==> flow/design.v <==
module circle(input logic clk, input logic rst_n, input logic [2:0] colour,
              input logic [7:0] centre_x, input logic [6:0] centre_y, input logic [7:0] radius,
              input logic start, output logic done,
              output logic [7:0] vga_x, output logic [6:0] vga_y,
              output logic [2:0] vga_colour, output logic vga_plot);
logic y_increment, x_increment, crit1_increment, crit2_increment, loop_start, plot;
logic [9:0] offset_x, next_vgax, offset_y, next_vgay, crit;
logic [3:0] state, next_state, which_octant; 
assign vga_colour = colour; 
localparam x_dimension = 159; 
localparam y_dimension = 119;  
localparam RESET = 4'b0000;
localparam START_DRAWING = 4'b0001;
localparam BIG_LOOP = 4'b0010;
localparam OCTANT_1 = 4'b0011;
localparam OCTANT_2 = 4'b0100;
localparam OCTANT_3 = 4'b0101;
localparam OCTANT_4 = 4'b0110;
localparam OCTANT_5 = 4'b0111;
localparam OCTANT_6 = 4'b1000;
localparam OCTANT_7 = 4'b1001;
localparam OCTANT_8 = 4'b1010;
localparam INCREMENT_Y = 4'b1011;
localparam INCREMENT_CRIT1 = 4'b1100;
localparam INCREMENT_CRIT2 = 4'b1101;
localparam DONE_ALL = 4'b1110;
always_ff @(posedge clk or negedge rst_n) begin 
	if(!rst_n) state = RESET; 
	else state = next_state; 
end  
always_comb begin 
	if (plot ==1 && $signed(next_vgax) >= 0 && $signed(next_vgax) <= x_dimension && $signed(next_vgay) >= 0 && $signed(next_vgay) <= y_dimension)
		vga_plot = 1;
	else vga_plot = 0;
end
always_ff @(posedge clk) begin
	if(loop_start == 1) offset_y <= 10'd0; 
	else if (y_increment) offset_y <= offset_y + 10'd1;
	else offset_y <= offset_y;
end
always_ff @ (posedge clk) begin
	if(loop_start == 1) offset_x <= radius;
	else if (x_increment) offset_x <= offset_x - 10'd1;
	else offset_x <= offset_x;
end
always_ff @ (posedge clk) begin
	if(loop_start == 1) crit <= 10'd1 - radius;
	else if (crit1_increment) crit <= crit + (10'd2 * offset_y) + 10'd1; 
	else if (crit2_increment) crit <= crit + (10'd2 * (offset_y - offset_x)) + 10'd1;
	else crit <= crit;
end  
always_ff @(posedge clk) begin 
	if (loop_start == 1) begin
		next_vgax = centre_x + radius;
		next_vgay = centre_y; end
	else
	case(which_octant) 
	4'd1: begin
		next_vgax = centre_x + offset_x;
		next_vgay = centre_y + offset_y; end
	4'd2: begin
		next_vgax = centre_x + offset_y;
		next_vgay = centre_y + offset_x; end
	4'd3: begin
		next_vgax = centre_x - offset_x;
		next_vgay = centre_y + offset_y; end
	4'd4: begin
		next_vgax = centre_x - offset_y;
		next_vgay = centre_y + offset_x; end
	4'd5: begin
		next_vgax = centre_x - offset_x;
		next_vgay = centre_y - offset_y; end
	4'd6: begin
		next_vgax = centre_x - offset_y;
		next_vgay = centre_y - offset_x; end
	4'd7: begin
		next_vgax = centre_x + offset_x;
		next_vgay = centre_y - offset_y; end
	4'd8: begin
		next_vgax = centre_x + offset_y;
		next_vgay = centre_y - offset_x; end
	default:  begin
		next_vgax = next_vgax;
		next_vgay = next_vgay; end
	endcase
end  
assign vga_x = next_vgax[7:0];
assign vga_y = next_vgay[6:0];
always_comb begin
	case(state)
	RESET: begin
		if (start) begin
			next_state = START_DRAWING; 
			end
		else next_state = RESET;
		end
	START_DRAWING: begin 
			next_state = BIG_LOOP; end 
	BIG_LOOP: begin  
			if ($signed(offset_y) <= $signed(offset_x)) next_state = OCTANT_1;  
			else next_state = DONE_ALL; 
		end
	OCTANT_1: next_state = OCTANT_2; 
	OCTANT_2: next_state = OCTANT_3;  
	OCTANT_3: next_state = OCTANT_4; 
	OCTANT_4: next_state = OCTANT_5; 
	OCTANT_5: next_state = OCTANT_6; 
	OCTANT_6: next_state = OCTANT_7;  
	OCTANT_7: next_state = OCTANT_8; 
	OCTANT_8: next_state = INCREMENT_Y; 
	INCREMENT_Y: next_state = INCREMENT_CRIT1; 
	INCREMENT_CRIT1: begin 
		if($signed(crit) <= 0) next_state = BIG_LOOP; 
		else next_state = INCREMENT_CRIT2;  
		end
	INCREMENT_CRIT2: next_state = BIG_LOOP; 
	DONE_ALL: next_state = DONE_ALL;  
	default: next_state = RESET;  
	endcase
end  
always_comb begin
	case(state) 
	RESET: begin
		loop_start = 0;
		which_octant = 0;
		plot = 0;
		x_increment = 0;
		y_increment = 0;
		crit1_increment = 0;
		crit2_increment  = 0;
		done = 0;
		end
	START_DRAWING: begin
		loop_start = 1;
		which_octant = 0;
		plot = 0;
		x_increment = 0;
		y_increment = 0;
		crit1_increment = 0;
		crit2_increment  = 0;
		done = 0;
		end
	BIG_LOOP: begin
		loop_start = 0;
		which_octant = 0;
		plot = 0;
		x_increment = 0;
		y_increment = 0;
		crit1_increment = 0;
		crit2_increment  = 0;
		done = 0;
		end
	OCTANT_1: begin
		loop_start = 0;
		which_octant = 4'd1;
		plot = 1;
		x_increment = 0;
		y_increment = 0;
		crit1_increment = 0;
		crit2_increment  = 0;
		done = 0;
		end
	OCTANT_2: begin
		loop_start = 0;
		which_octant = 4'd2;
		plot = 1;
		x_increment = 0;
		y_increment = 0;
		crit1_increment = 0;
		crit2_increment  = 0;
		done = 0;
		end
	OCTANT_3: begin
		loop_start = 0;
		which_octant = 4'd3;
		plot = 1;
		x_increment = 0;
		y_increment = 0;
		crit1_increment = 0;
		crit2_increment  = 0;
		done = 0;
		end
	OCTANT_4: begin
		loop_start = 0;
		which_octant = 4'd4;
		plot = 1;
		x_increment = 0;
		y_increment = 0;
		crit1_increment = 0;
		crit2_increment  = 0;
		done = 0;
		end
	OCTANT_5: begin
		loop_start = 0;
		which_octant = 4'd5;
		plot = 1;
		x_increment = 0;
		y_increment = 0;
		crit1_increment = 0;
		crit2_increment  = 0;
		done = 0;
		end
	OCTANT_6: begin
		loop_start = 0;
		which_octant = 4'd6;
		plot = 1;
		x_increment = 0;
		y_increment = 0;
		crit1_increment = 0;
		crit2_increment  = 0;
		done = 0;
		end
	OCTANT_7: begin
		loop_start = 0;
		which_octant = 4'd7;
		plot = 1;
		x_increment = 0;
		y_increment = 0;
		crit1_increment = 0;
		crit2_increment  = 0;
		done = 0;
		end
	OCTANT_8: begin
		loop_start = 0;
		which_octant = 4'd8;
		plot = 1;
		x_increment = 0;
		y_increment = 0;
		crit1_increment = 0;
		crit2_increment  = 0;
		done = 0;
		end
	INCREMENT_Y: begin
		loop_start = 0;
		which_octant = 4'd8;
		plot = 1;
		x_increment = 0;
		y_increment = 1;
		crit1_increment = 0;
		crit2_increment  = 0;
		done = 0;
		end
	INCREMENT_CRIT1: begin
		if($signed(crit) <= 0) begin crit1_increment = 1; x_increment = 0; end 
		else begin x_increment = 1; crit1_increment = 0; end  
		loop_start = 0;
		which_octant = 0;
		plot = 0;
		y_increment = 0;
		crit2_increment  = 0;
		done = 0;
		end
	INCREMENT_CRIT2: begin
		loop_start = 0;
		which_octant = 0;
		plot = 0;
		x_increment = 0;
		y_increment = 0;
		crit1_increment = 0;
		crit2_increment  = 1;
		done = 0;
		end
	DONE_ALL: begin
		loop_start = 0;
		which_octant = 0;
		plot = 0;
		x_increment = 0;
		y_increment = 0;
		crit1_increment = 0;
		crit2_increment  = 0;
		done = 1;
		end
	default:  begin
		loop_start = 0;
		which_octant = 0;
		plot = 0;
		x_increment = 0;
		y_increment = 0;
		crit1_increment = 0;
		crit2_increment  = 0;
		done = 0;
		end
	endcase
end  
endmodule
module reuleaux(input logic clk, input logic rst_n, input logic [2:0] colour,
                input logic [7:0] centre_x, input logic [6:0] centre_y, input logic [7:0] diameter,
                input logic start, output logic done,
                output logic [7:0] vga_x, output logic [6:0] vga_y,
                output logic [2:0] vga_colour, output logic vga_plot);
localparam RESET = 4'b0000;
localparam CIRCLE_1 = 4'b0001;
localparam CIRCLE_2 = 4'b0010;
localparam CIRCLE_3 = 4'b0011;
localparam DONE = 4'b0100;
logic [7:0] corner_x1, corner_y1, corner_x2, corner_y2, corner_x3, corner_y3;
logic circle_1_start, circle_2_start, circle_3_start, circle_1_done, circle_2_done, circle_3_done, circle_1_plot, circle_2_plot, circle_3_plot; 
logic [7:0] circle_1_x, circle_2_x, circle_3_x;
logic [6:0] circle_1_y, circle_2_y, circle_3_y;
logic [3:0] state, next_state;
logic [2:0] circle_1_colour_out, circle_2_colour_out, circle_3_colour_out;
assign vga_colour = colour; 
assign corner_x1 = centre_x + (diameter / 2); 
assign corner_y1 = centre_y + (((diameter * 978122)/564719)/6);
assign corner_x2 = centre_x - (diameter / 2);
assign corner_y2 = centre_y + (((diameter * 978122)/564719)/6);
assign corner_x3 = centre_x;
assign corner_y3 = centre_y - (((diameter * 978122)/564719)/3);
circle circle_1(.clk(clk), .rst_n(rst_n),  .colour(colour),
	.centre_x(corner_x1), .centre_y(corner_y1), .radius(diameter),
	 .start(circle_1_start), .done(circle_1_done), .vga_x(circle_1_x), .vga_y(circle_1_y), 
	.vga_colour(circle_1_colour_out), .vga_plot(circle_1_plot) );
circle circle_2(.clk(clk), .rst_n(rst_n),  .colour(colour),
	.centre_x(corner_x2), .centre_y(corner_y2), .radius(diameter),
	 .start(circle_2_start), .done(circle_2_done), .vga_x(circle_2_x), .vga_y(circle_2_y), 
	.vga_colour(circle_2_colour_out), .vga_plot(circle_2_plot) );
circle circle_3(.clk(clk), .rst_n(rst_n),  .colour(colour),
	.centre_x(corner_x3), .centre_y(corner_y3), .radius(diameter),
	 .start(circle_3_start), .done(circle_3_done), .vga_x(circle_3_x), .vga_y(circle_3_y), 
	.vga_colour(circle_3_colour_out), .vga_plot(circle_3_plot) );
always_comb begin 
	if (circle_1_plot ==1 
			&& $signed(circle_1_x) >= $signed(0) 
			&& $signed(circle_1_x) <= $signed(corner_x3) 
			&& (circle_1_y) >= (corner_y3) 
			&& (circle_1_y) <= (corner_y2) 
		) begin
		vga_x = circle_1_x;
		vga_y = circle_1_y;
		vga_plot = circle_1_plot;
		end
	else if (circle_2_plot == 1 
			&& $signed(circle_2_x) >= $signed(corner_x3)
			&& $signed(circle_2_x) <= $signed(corner_x1) 
			&& (circle_2_y) >= (corner_y3) 
			&& (circle_2_y) <= (corner_y1) 
		) begin
		vga_x = circle_2_x;
		vga_y = circle_2_y;
		vga_plot = circle_2_plot;
		end
	else if (circle_3_plot == 1
			&& $signed(circle_3_x) >= $signed(corner_x2)
			&& $signed(circle_3_x) <= $signed(corner_x1)
			&& (circle_3_y) >= (corner_y3) 
			&& (circle_3_y) <= (corner_y1 + diameter) 
			) begin
		vga_x = circle_3_x;
		vga_y = circle_3_y;
		vga_plot = circle_3_plot;
		end
	else begin 
		vga_x = 0;
		vga_y = 0;
		vga_plot = 0;
		end
end
always_ff @(posedge clk or negedge rst_n) begin 
	if(!rst_n) state = RESET; 
	else state = next_state; 
end  
always_comb begin
	case(state)
	RESET: begin
		if (start) next_state = CIRCLE_1;
		else next_state = RESET;
		end
	CIRCLE_1: begin
		if (circle_1_done) next_state = CIRCLE_2;
		else next_state = CIRCLE_1;
		end
	CIRCLE_2: begin
		if (circle_2_done) next_state = CIRCLE_3;
		else next_state = CIRCLE_2;
		end
	CIRCLE_3: begin
		if (circle_3_done) next_state = DONE;
		else next_state = CIRCLE_3;
		end
	DONE: next_state = DONE;
	default: next_state = RESET;
	endcase
end
always_comb begin  
	case(state)
	RESET: begin
		circle_1_start = 0;
		circle_2_start = 0;
		circle_3_start = 0;
		done = 0; end
	CIRCLE_1:  begin
		circle_1_start = 1;
		circle_2_start = 0;
		circle_3_start = 0;
		done = 0; end
	CIRCLE_2: begin
		circle_1_start = 0;
		circle_2_start = 1;
		circle_3_start = 0;
		done = 0; end
	CIRCLE_3: begin
		circle_1_start = 0;
		circle_2_start = 0;
		circle_3_start = 1;
		done = 0; end
	DONE: begin
		circle_1_start = 0;
		circle_2_start = 0;
		circle_3_start = 0;
		done = 1; end
	default:  begin
		circle_1_start = 0;
		circle_2_start = 0;
		circle_3_start = 0;
		done = 0; end
	endcase
end  
endmodule
=== Tool chain data of reuleaux ===
Each step is given for the RTL above and for the edited RTL.
Lines under "original" count in the file above, lines under "edited" in the edited file.
"difference" is "edited" less "original", of the values as shown.
Operators carry their Yosys type and port widths (W data, S select, Z words).
A cell with n/a has no value.

* Top: reuleaux
* Clock: clk
* Library: sky130hd
* Library corner: tt_025C_1v80

=== Edit of the RTL ===
Unified diff, file above to edited file.
The edit is scripted, without regard to the design's behaviour, which it may alter; it was not made to optimise anything.

<pre>
@@ -285,5 +285,5 @@
 endmodule
 module reuleaux(input logic clk, input logic rst_n, input logic [2:0] colour,
-                input logic [7:0] centre_x, input logic [6:0] centre_y, input logic [7:0] diameter,
+                input logic [7:0] centre_x, input logic [13:0] centre_y, input logic [7:0] diameter,
                 input logic start, output logic done,
                 output logic [7:0] vga_x, output logic [6:0] vga_y,
</pre>

=== Word level ===
Source: Yosys, flattened and elaborated, memories not mapped. Widths are those after wreduce. Registers that Yosys merges into a memory's read port (data or address) are not register bits. Print and check cells do not count. Equal cells are merged and count once.

{| class="wikitable"
|+ Word-level totals
! element !! original !! edited !! difference
|-
| input bits || 29 || 36 || +7
|-
| output and inout port bits || 20 || 20 || 0
|-
| bits in registers || 165 || 165 || 0
|-
| word-level cells || 346 || 346 || 0
|}

{| class="wikitable"
|+ Cells by class
! element !! original !! edited !! difference
|-
| reduce/logical cells || 73 || 73 || 0
|-
| order comparisons || 30 || 30 || 0
|-
| equal/unequal tests || 70 || 70 || 0
|-
| divide/modulo/power cells || 3 || 3 || 0
|-
| $add $sub $neg || 54 || 54 || 0
|-
| multiply operators || 1 || 1 || 0
|-
| muxes and demuxes || 90 || 90 || 0
|}

{| class="wikitable"
|+ Operators with widths
! kind !! original !! edited !! difference
|-
| $add A7 B8 Y8 || 1 || 0 || -1
|-
| $add A8 B8 Y8 || 1 || 2 || +1
|-
| $sub A7 B8 Y8 || 1 || 0 || -1
|-
| $sub A8 B8 Y8 || 0 || 1 || +1
|}

Unchanged operator kinds not shown: 51.

=== Depth ===
Depth = most cells in a row (Yosys ltp): at word level without a register or memory, in the mapped netlist without a sequential cell, where the memories' decode and read muxes count.

{| class="wikitable"
|+ Depth
! element !! original !! edited !! difference
|-
| depth in word-level cells || 15 || 15 || 0
|-
| ABC_AREA || 0 || 0 || n/a
|-
| mapped depth || 84 || 79 || -5
|}

=== After synthesis ===
Source: synth_stat.txt of the flow (Yosys; design flattened, memories mapped). It holds for the ABC_AREA given above (unset counts as 0); a run with the other value may have another netlist.

{| class="wikitable"
|+ Synthesis totals
! element !! original !! edited !! difference
|-
| mapped area (um^2) || 29,986.3 || 29,916.2 || -70.1
|-
| flip-flop cells || 200 || 200 || 0
|-
| area of sequential cells (um^2) || 5,310.1 || 5,310.1 || 0.0
|-
| buffers || 152 || 139 || -13
|-
| standard cells after synthesis || 3,847 || 3,794 || -53
|}

{| class="wikitable"
|+ Cells by type
! type !! original !! edited !! difference
|-
| sky130_fd_sc_hd__o21ai_0 || 285 || 244 || -41
|-
| sky130_fd_sc_hd__nor2_1 || 353 || 318 || -35
|-
| sky130_fd_sc_hd__xnor2_1 || 249 || 233 || -16
|-
| sky130_fd_sc_hd__a21oi_1 || 318 || 333 || +15
|-
| sky130_fd_sc_hd__or3_1 || 51 || 37 || -14
|-
| sky130_fd_sc_hd__o211ai_1 || 22 || 36 || +14
|-
| sky130_fd_sc_hd__and3_1 || 21 || 35 || +14
|-
| sky130_fd_sc_hd__o22ai_1 || 10 || 23 || +13
|-
| sky130_fd_sc_hd__o211a_1 || 18 || 7 || -11
|-
| sky130_fd_sc_hd__a31oi_1 || 38 || 28 || -10
|-
| sky130_fd_sc_hd__o311ai_0 || 21 || 11 || -10
|-
| sky130_fd_sc_hd__xor2_1 || 97 || 88 || -9
|-
| sky130_fd_sc_hd__nor4_1 || 40 || 32 || -8
|-
| sky130_fd_sc_hd__o21ai_1 || 18 || 26 || +8
|-
| sky130_fd_sc_hd__inv_1 || 289 || 282 || -7
|-
| sky130_fd_sc_hd__clkbuf_1 || 112 || 105 || -7
|-
| sky130_fd_sc_hd__nand4_1 || 45 || 52 || +7
|-
| sky130_fd_sc_hd__a22o_1 || 10 || 3 || -7
|}

Unchanged cell types not shown: 23.
Not every row of either side is listed.
The figures by module come from a second, unflattened synthesis with its own total; it is not the netlist above.

{| class="wikitable"
|+ Unflattened totals
! element !! original !! edited !! difference
|-
| cell total of the unflattened synthesis || 4,270 || 4,265 || -5
|-
| area (unflattened synthesis) (um^2) || 33,369.5 || 33,383.3 || +13.8
|}

Rows give one instance, submodules left out.

{| class="wikitable"
|+ Modules, original
! module !! cells !! area (um^2) !! times used
|-
| circle || 693 || 5,903.2 || 3
|-
| reuleaux || 2,191 || 15,660.0 || 1
|}

{| class="wikitable"
|+ Modules, edited
! module !! cells !! area (um^2) !! times used
|-
| circle || 693 || 5,903.2 || 3
|-
| reuleaux || 2,186 || 15,673.8 || 1
|}

=== Worst setup path after synthesis ===
Source: OpenSTA report_checks on the synthesized netlist (no wires, ideal clock, input and output delay 20% of the period each), path of least setup slack; recovery checks are left aside. Register names are those of the netlist, which keeps one name where synthesis merged equal registers.

{| class="wikitable"
|+ Timing after synthesis
! element !! original !! edited !! difference
|-
| path type || input to output || input to output || n/a
|-
| from || in diameter[6] || in diameter[6] || n/a
|-
| to || out vga_x[0] || out vga_x[0] || n/a
|-
| stages || 74 || 76 || +2
|-
| data required time (ns) || 27.200 || 27.200 || 0.000
|-
| data arrival time (ns) || 23.448 || 23.392 || -0.056
|-
| clock period (ns) || 34.0 || 34.0 || 0.0
|-
| time at the first pin (ns) || 6.800 || 6.800 || 0.000
|-
| external input delay (ns) || 6.800 || 6.800 || 0.000
|-
| external output delay (ns) || 6.800 || 6.800 || 0.000
|-
| path delay (ns) || 16.648 || 16.592 || -0.056
|-
| slack (ns) || 3.752 || 3.808 || +0.056
|-
| synthesis period reached (ns) || 30.248 || 30.192 || -0.056
|}

"path delay" is the arrival time less input delay plus setup time.
A path that ends at an output port has no setup time.
"stages": output pins that drive a net of the path, with the launching flip-flop's if there is one; two outputs of one cell count as two.
"synthesis period reached" is the clock period less the worst setup slack; recovery checks do not enter. This is arithmetic on one report: input and output delays are still those of the set period (20% each).
Between the ends stands the longest chain of elaborated cells between them, by number of cells; it is not shown to be the way that was timed. Of several equally long chains one is given.
A line is the first line of the expression or statement that the cell stems from. Yosys adds cells for indexed reads and writes and turns some case tables into memories.

On the way, after synthesis, original:
* Cells stage by stage: sky130_fd_sc_hd__clkbuf_1 sky130_fd_sc_hd__inv_1 sky130_fd_sc_hd__ha_1 sky130_fd_sc_hd__inv_1 sky130_fd_sc_hd__fa_1 sky130_fd_sc_hd__inv_1 sky130_fd_sc_hd__fa_1 sky130_fd_sc_hd__inv_1 sky130_fd_sc_hd__fa_1 sky130_fd_sc_hd__inv_1 sky130_fd_sc_hd__ha_1 sky130_fd_sc_hd__clkbuf_1 sky130_fd_sc_hd__a21oi_1 sky130_fd_sc_hd__o21ai_1 sky130_fd_sc_hd__a211oi_2 sky130_fd_sc_hd__o22ai_2 sky130_fd_sc_hd__or3_1 sky130_fd_sc_hd__or4_1 (+38 left out) sky130_fd_sc_hd__or3_1 sky130_fd_sc_hd__a211o_1 sky130_fd_sc_hd__ha_1 sky130_fd_sc_hd__fa_1 sky130_fd_sc_hd__ha_1 sky130_fd_sc_hd__a21o_1 sky130_fd_sc_hd__a21o_1 sky130_fd_sc_hd__a21oi_1 sky130_fd_sc_hd__o21ai_0 sky130_fd_sc_hd__a21o_1 sky130_fd_sc_hd__a21oi_1 sky130_fd_sc_hd__a31oi_1 sky130_fd_sc_hd__o311ai_0 sky130_fd_sc_hd__and2_1 sky130_fd_sc_hd__clkbuf_1 sky130_fd_sc_hd__clkbuf_1 sky130_fd_sc_hd__a22oi_1 sky130_fd_sc_hd__o21ai_0
* Cells in the longest elaborated chain: 10
* Elaborated cells between the ends (all ways): 30
* Those cells by class: 5 x add/sub; 1 x mul; 3 x div; 9 x compare; 3 x mux; 9 x reduce/logical

{| class="wikitable"
|+ RTL lines, path after synthesis, original
! element !! RTL line !! RTL
|-
| from (decl) || 287 || <nowiki>input logic [7:0] centre_x, input logic [6:0] centre_y, input logic [7:0] diameter,</nowiki>
|-
| $mul A8 B19 Y27 || 304 || <nowiki>assign corner_y1 = centre_y + (((diameter * 978122)/564719)/6);</nowiki>
|-
| $div A32 B20 Y32 || 304 ||
|-
| $div A32 B3 Y32 || 304 ||
|-
| $add A7 B8 Y8 || 304 ||
|-
| $add A8 B8 Y8 || 346 || <nowiki>&& (circle_3_y) <= (corner_y1 + diameter)</nowiki>
|-
| $le A7 B8 Y1 || 346 ||
|-
| $logic_and A1 B1 Y1 || 342 || <nowiki>else if (circle_3_plot == 1</nowiki>
|-
| $mux W8 || 342 ||
|-
| $mux W8 || 332 || <nowiki>else if (circle_2_plot == 1</nowiki>
|-
| $mux W8 || 322 || <nowiki>if (circle_1_plot ==1</nowiki>
|-
| to (decl) || 289 || <nowiki>output logic [7:0] vga_x, output logic [6:0] vga_y,</nowiki>
|}

On the way, after synthesis, edited:
* Cells stage by stage: sky130_fd_sc_hd__inv_1 sky130_fd_sc_hd__ha_1 sky130_fd_sc_hd__inv_1 sky130_fd_sc_hd__fa_1 sky130_fd_sc_hd__inv_1 sky130_fd_sc_hd__fa_1 sky130_fd_sc_hd__inv_1 sky130_fd_sc_hd__fa_1 sky130_fd_sc_hd__inv_1 sky130_fd_sc_hd__ha_1 sky130_fd_sc_hd__clkbuf_1 sky130_fd_sc_hd__a21oi_1 sky130_fd_sc_hd__o21ai_1 sky130_fd_sc_hd__o2111a_1 sky130_fd_sc_hd__a211o_1 sky130_fd_sc_hd__o211a_2 sky130_fd_sc_hd__a32oi_2 sky130_fd_sc_hd__o211ai_2 (+40 left out) sky130_fd_sc_hd__o221ai_1 sky130_fd_sc_hd__ha_1 sky130_fd_sc_hd__fa_1 sky130_fd_sc_hd__nor2b_1 sky130_fd_sc_hd__o21ai_0 sky130_fd_sc_hd__nand2b_1 sky130_fd_sc_hd__a21o_1 sky130_fd_sc_hd__a21oi_1 sky130_fd_sc_hd__xnor2_1 sky130_fd_sc_hd__inv_1 sky130_fd_sc_hd__ha_1 sky130_fd_sc_hd__a21oi_1 sky130_fd_sc_hd__a2111oi_0 sky130_fd_sc_hd__nand3_1 sky130_fd_sc_hd__nor2_1 sky130_fd_sc_hd__clkbuf_1 sky130_fd_sc_hd__a22oi_1 sky130_fd_sc_hd__o21ai_0
* Cells in the longest elaborated chain: 10
* Elaborated cells between the ends (all ways): 30
* Those cells by class: 5 x add/sub; 1 x mul; 3 x div; 9 x compare; 3 x mux; 9 x reduce/logical

{| class="wikitable"
|+ RTL lines, path after synthesis, edited
! element !! RTL line !! RTL
|-
| from (decl) || 287 || <nowiki>input logic [7:0] centre_x, input logic [13:0] centre_y, input logic [7:0] diameter,</nowiki>
|-
| $mul A8 B19 Y27 || 304 || <nowiki>assign corner_y1 = centre_y + (((diameter * 978122)/564719)/6);</nowiki>
|-
| $div A32 B20 Y32 || 304 ||
|-
| $div A32 B3 Y32 || 304 ||
|-
| $add A8 B8 Y8 || 304 ||
|-
| $add A8 B8 Y8 || 346 || <nowiki>&& (circle_3_y) <= (corner_y1 + diameter)</nowiki>
|-
| $le A7 B8 Y1 || 346 ||
|-
| $logic_and A1 B1 Y1 || 342 || <nowiki>else if (circle_3_plot == 1</nowiki>
|-
| $mux W8 || 342 ||
|-
| $mux W8 || 332 || <nowiki>else if (circle_2_plot == 1</nowiki>
|-
| $mux W8 || 322 || <nowiki>if (circle_1_plot ==1</nowiki>
|-
| to (decl) || 289 || <nowiki>output logic [7:0] vga_x, output logic [6:0] vga_y,</nowiki>
|}

=== Path in the finished layout ===
From the final timing report of the runs of pair 1: the path of least setup slack in the routed layout; clock arrival at registers is part of the times.

{| class="wikitable"
|+ Timing after layout
! element !! original !! edited !! difference
|-
| path type || input to output || input to output || n/a
|-
| from || in diameter[6] || in diameter[2] || n/a
|-
| to || out vga_x[3] || out vga_x[6] || n/a
|-
| stages || 71 || 74 || +3
|-
| slack (ns) || 0.99 || 1.00 || +0.01
|-
| data required time (ns) || 27.20 || 27.20 || 0.00
|-
| data arrival time (ns) || 26.21 || 26.20 || -0.01
|-
| external input delay (ns) || 6.80 || 6.80 || 0.00
|-
| external output delay (ns) || 6.80 || 6.80 || 0.00
|-
| time at the first pin (ns) || 6.80 || 6.80 || 0.00
|-
| clock period (ns) || 34.0 || 34.0 || 0.0
|}

Between the ends stands the longest chain of elaborated cells between them, by number of cells; it is not shown to be the way that was timed. Of several equally long chains one is given.

On the way, after layout, original:
* Cells stage by stage: sky130_fd_sc_hd__clkdlybuf4s50_1 sky130_fd_sc_hd__inv_1 sky130_fd_sc_hd__ha_1 sky130_fd_sc_hd__inv_1 sky130_fd_sc_hd__fa_1 sky130_fd_sc_hd__inv_1 sky130_fd_sc_hd__fa_1 sky130_fd_sc_hd__inv_1 sky130_fd_sc_hd__fa_1 sky130_fd_sc_hd__inv_1 sky130_fd_sc_hd__ha_1 sky130_fd_sc_hd__a21oi_1 sky130_fd_sc_hd__o21ai_1 sky130_fd_sc_hd__a211oi_2 sky130_fd_sc_hd__o22ai_2 sky130_fd_sc_hd__or3_1 sky130_fd_sc_hd__or4_1 sky130_fd_sc_hd__a31oi_1 (+35 left out) sky130_fd_sc_hd__or3_1 sky130_fd_sc_hd__a211o_1 sky130_fd_sc_hd__ha_1 sky130_fd_sc_hd__fa_2 sky130_fd_sc_hd__ha_1 sky130_fd_sc_hd__a21o_1 sky130_fd_sc_hd__a21o_1 sky130_fd_sc_hd__a21oi_1 sky130_fd_sc_hd__o21ai_0 sky130_fd_sc_hd__a21o_1 sky130_fd_sc_hd__a21oi_2 sky130_fd_sc_hd__a31oi_2 sky130_fd_sc_hd__o311ai_0 sky130_fd_sc_hd__and2_1 sky130_fd_sc_hd__buf_4 sky130_fd_sc_hd__a22oi_1 sky130_fd_sc_hd__o21ai_1 sky130_fd_sc_hd__clkdlybuf4s50_1
* Cells in the longest elaborated chain: 10
* Elaborated cells between the ends (all ways): 30
* Those cells by class: 5 x add/sub; 1 x mul; 3 x div; 9 x compare; 3 x mux; 9 x reduce/logical

{| class="wikitable"
|+ RTL lines, path after layout, original
! element !! RTL line !! RTL
|-
| from (decl) || 287 || <nowiki>input logic [7:0] centre_x, input logic [6:0] centre_y, input logic [7:0] diameter,</nowiki>
|-
| $mul A8 B19 Y27 || 304 || <nowiki>assign corner_y1 = centre_y + (((diameter * 978122)/564719)/6);</nowiki>
|-
| $div A32 B20 Y32 || 304 ||
|-
| $div A32 B3 Y32 || 304 ||
|-
| $add A7 B8 Y8 || 304 ||
|-
| $add A8 B8 Y8 || 346 || <nowiki>&& (circle_3_y) <= (corner_y1 + diameter)</nowiki>
|-
| $le A7 B8 Y1 || 346 ||
|-
| $logic_and A1 B1 Y1 || 342 || <nowiki>else if (circle_3_plot == 1</nowiki>
|-
| $mux W8 || 342 ||
|-
| $mux W8 || 332 || <nowiki>else if (circle_2_plot == 1</nowiki>
|-
| $mux W8 || 322 || <nowiki>if (circle_1_plot ==1</nowiki>
|-
| to (decl) || 289 || <nowiki>output logic [7:0] vga_x, output logic [6:0] vga_y,</nowiki>
|}

On the way, after layout, edited:
* Cells stage by stage: sky130_fd_sc_hd__clkdlybuf4s50_1 sky130_fd_sc_hd__inv_1 sky130_fd_sc_hd__ha_2 sky130_fd_sc_hd__fa_1 sky130_fd_sc_hd__fa_1 sky130_fd_sc_hd__inv_1 sky130_fd_sc_hd__fa_1 sky130_fd_sc_hd__inv_1 sky130_fd_sc_hd__ha_2 sky130_fd_sc_hd__a21oi_1 sky130_fd_sc_hd__o21ai_0 sky130_fd_sc_hd__a211oi_1 sky130_fd_sc_hd__and4_1 sky130_fd_sc_hd__o211a_2 sky130_fd_sc_hd__nand2_2 sky130_fd_sc_hd__o21ai_4 sky130_fd_sc_hd__inv_2 sky130_fd_sc_hd__and4_1 (+38 left out) sky130_fd_sc_hd__inv_1 sky130_fd_sc_hd__ha_1 sky130_fd_sc_hd__a21o_1 sky130_fd_sc_hd__a21oi_1 sky130_fd_sc_hd__xnor2_1 sky130_fd_sc_hd__ha_1 sky130_fd_sc_hd__o21a_1 sky130_fd_sc_hd__o21ai_0 sky130_fd_sc_hd__nand2b_1 sky130_fd_sc_hd__a21oi_1 sky130_fd_sc_hd__nor2b_1 sky130_fd_sc_hd__o221ai_1 sky130_fd_sc_hd__nand4_1 sky130_fd_sc_hd__nor2b_1 sky130_fd_sc_hd__buf_4 sky130_fd_sc_hd__a22oi_1 sky130_fd_sc_hd__o21ai_1 sky130_fd_sc_hd__clkdlybuf4s50_1
* Cells in the longest elaborated chain: 10
* Elaborated cells between the ends (all ways): 30
* Those cells by class: 5 x add/sub; 1 x mul; 3 x div; 9 x compare; 3 x mux; 9 x reduce/logical

{| class="wikitable"
|+ RTL lines, path after layout, edited
! element !! RTL line !! RTL
|-
| from (decl) || 287 || <nowiki>input logic [7:0] centre_x, input logic [13:0] centre_y, input logic [7:0] diameter,</nowiki>
|-
| $mul A8 B19 Y27 || 304 || <nowiki>assign corner_y1 = centre_y + (((diameter * 978122)/564719)/6);</nowiki>
|-
| $div A32 B20 Y32 || 304 ||
|-
| $div A32 B3 Y32 || 304 ||
|-
| $add A8 B8 Y8 || 304 ||
|-
| $add A8 B8 Y8 || 346 || <nowiki>&& (circle_3_y) <= (corner_y1 + diameter)</nowiki>
|-
| $le A7 B8 Y1 || 346 ||
|-
| $logic_and A1 B1 Y1 || 342 || <nowiki>else if (circle_3_plot == 1</nowiki>
|-
| $mux W8 || 342 ||
|-
| $mux W8 || 332 || <nowiki>else if (circle_2_plot == 1</nowiki>
|-
| $mux W8 || 322 || <nowiki>if (circle_1_plot ==1</nowiki>
|-
| to (decl) || 289 || <nowiki>output logic [7:0] vga_x, output logic [6:0] vga_y,</nowiki>
|}

=== Flow runs ===
Runs of the flow (Yosys, OpenROAD) on both versions; the two runs of a pair have the same settings. The constraints put input and output delay at 20% of the set period each and load the outputs with 0.01 pF.

Flow settings, pair 1:
* CORE_UTILIZATION: 40
* period_ns: 34.0
* CAP_MARGIN: 20
* CORE_MARGIN: 2
* SLEW_MARGIN: 20

{| class="wikitable"
|+ Measured results, pair 1
! element !! original !! edited !! difference
|-
| utilization (%) || 44.1 || 44.1 || 0.0
|-
| worst slack on setup checks (ns) || 0.992 || 1.002 || +0.010
|-
| area inside the die boundary (um^2) || 77,172.8 || 76,995.2 || -177.6
|-
| sum of negative setup slack (ns) || 0.000 || 0.000 || 0.000
|-
| standard-cell area after layout (um^2) || 32,746.4 || 32,706.4 || -40.0
|-
| clock period reached (ns) || 33.008 || 32.998 || -0.010
|-
| area of the synthesized netlist (um^2) || 29,986.3 || 29,916.2 || -70.1
|}

Flow settings, pair 2:
* ABC_AREA: 1
* CORE_MARGIN: 2
* CORE_UTILIZATION: 25
* HOLD_SLACK_MARGIN: 0.11
* PLACE_DENSITY_LB_ADDON: 0.11
* SETUP_SLACK_MARGIN: -1.55
* TNS_END_PERCENT: 45
* period_ns: 22.7
* CAP_MARGIN: 20
* SLEW_MARGIN: 20

{| class="wikitable"
|+ Measured results, pair 2
! element !! original !! edited !! difference
|-
| utilization (%) || 33.2 || 34.6 || +1.4
|-
| worst slack on setup checks (ns) || -2.049 || -1.687 || +0.362
|-
| area inside the die boundary (um^2) || 126,764.0 || 125,926.0 || -838.0
|-
| sum of negative setup slack (ns) || -31.626 || -25.871 || +5.755
|-
| standard-cell area after layout (um^2) || 40,891.7 || 42,225.5 || +1,333.8
|-
| clock period reached (ns) || 24.749 || 24.387 || -0.362
|-
| area of the synthesized netlist (um^2) || 30,983.5 || 30,775.8 || -207.7
|}

"clock period reached" = clock period - worst setup slack. The figure is calculated, with input and output delays left at 20% of the set period.
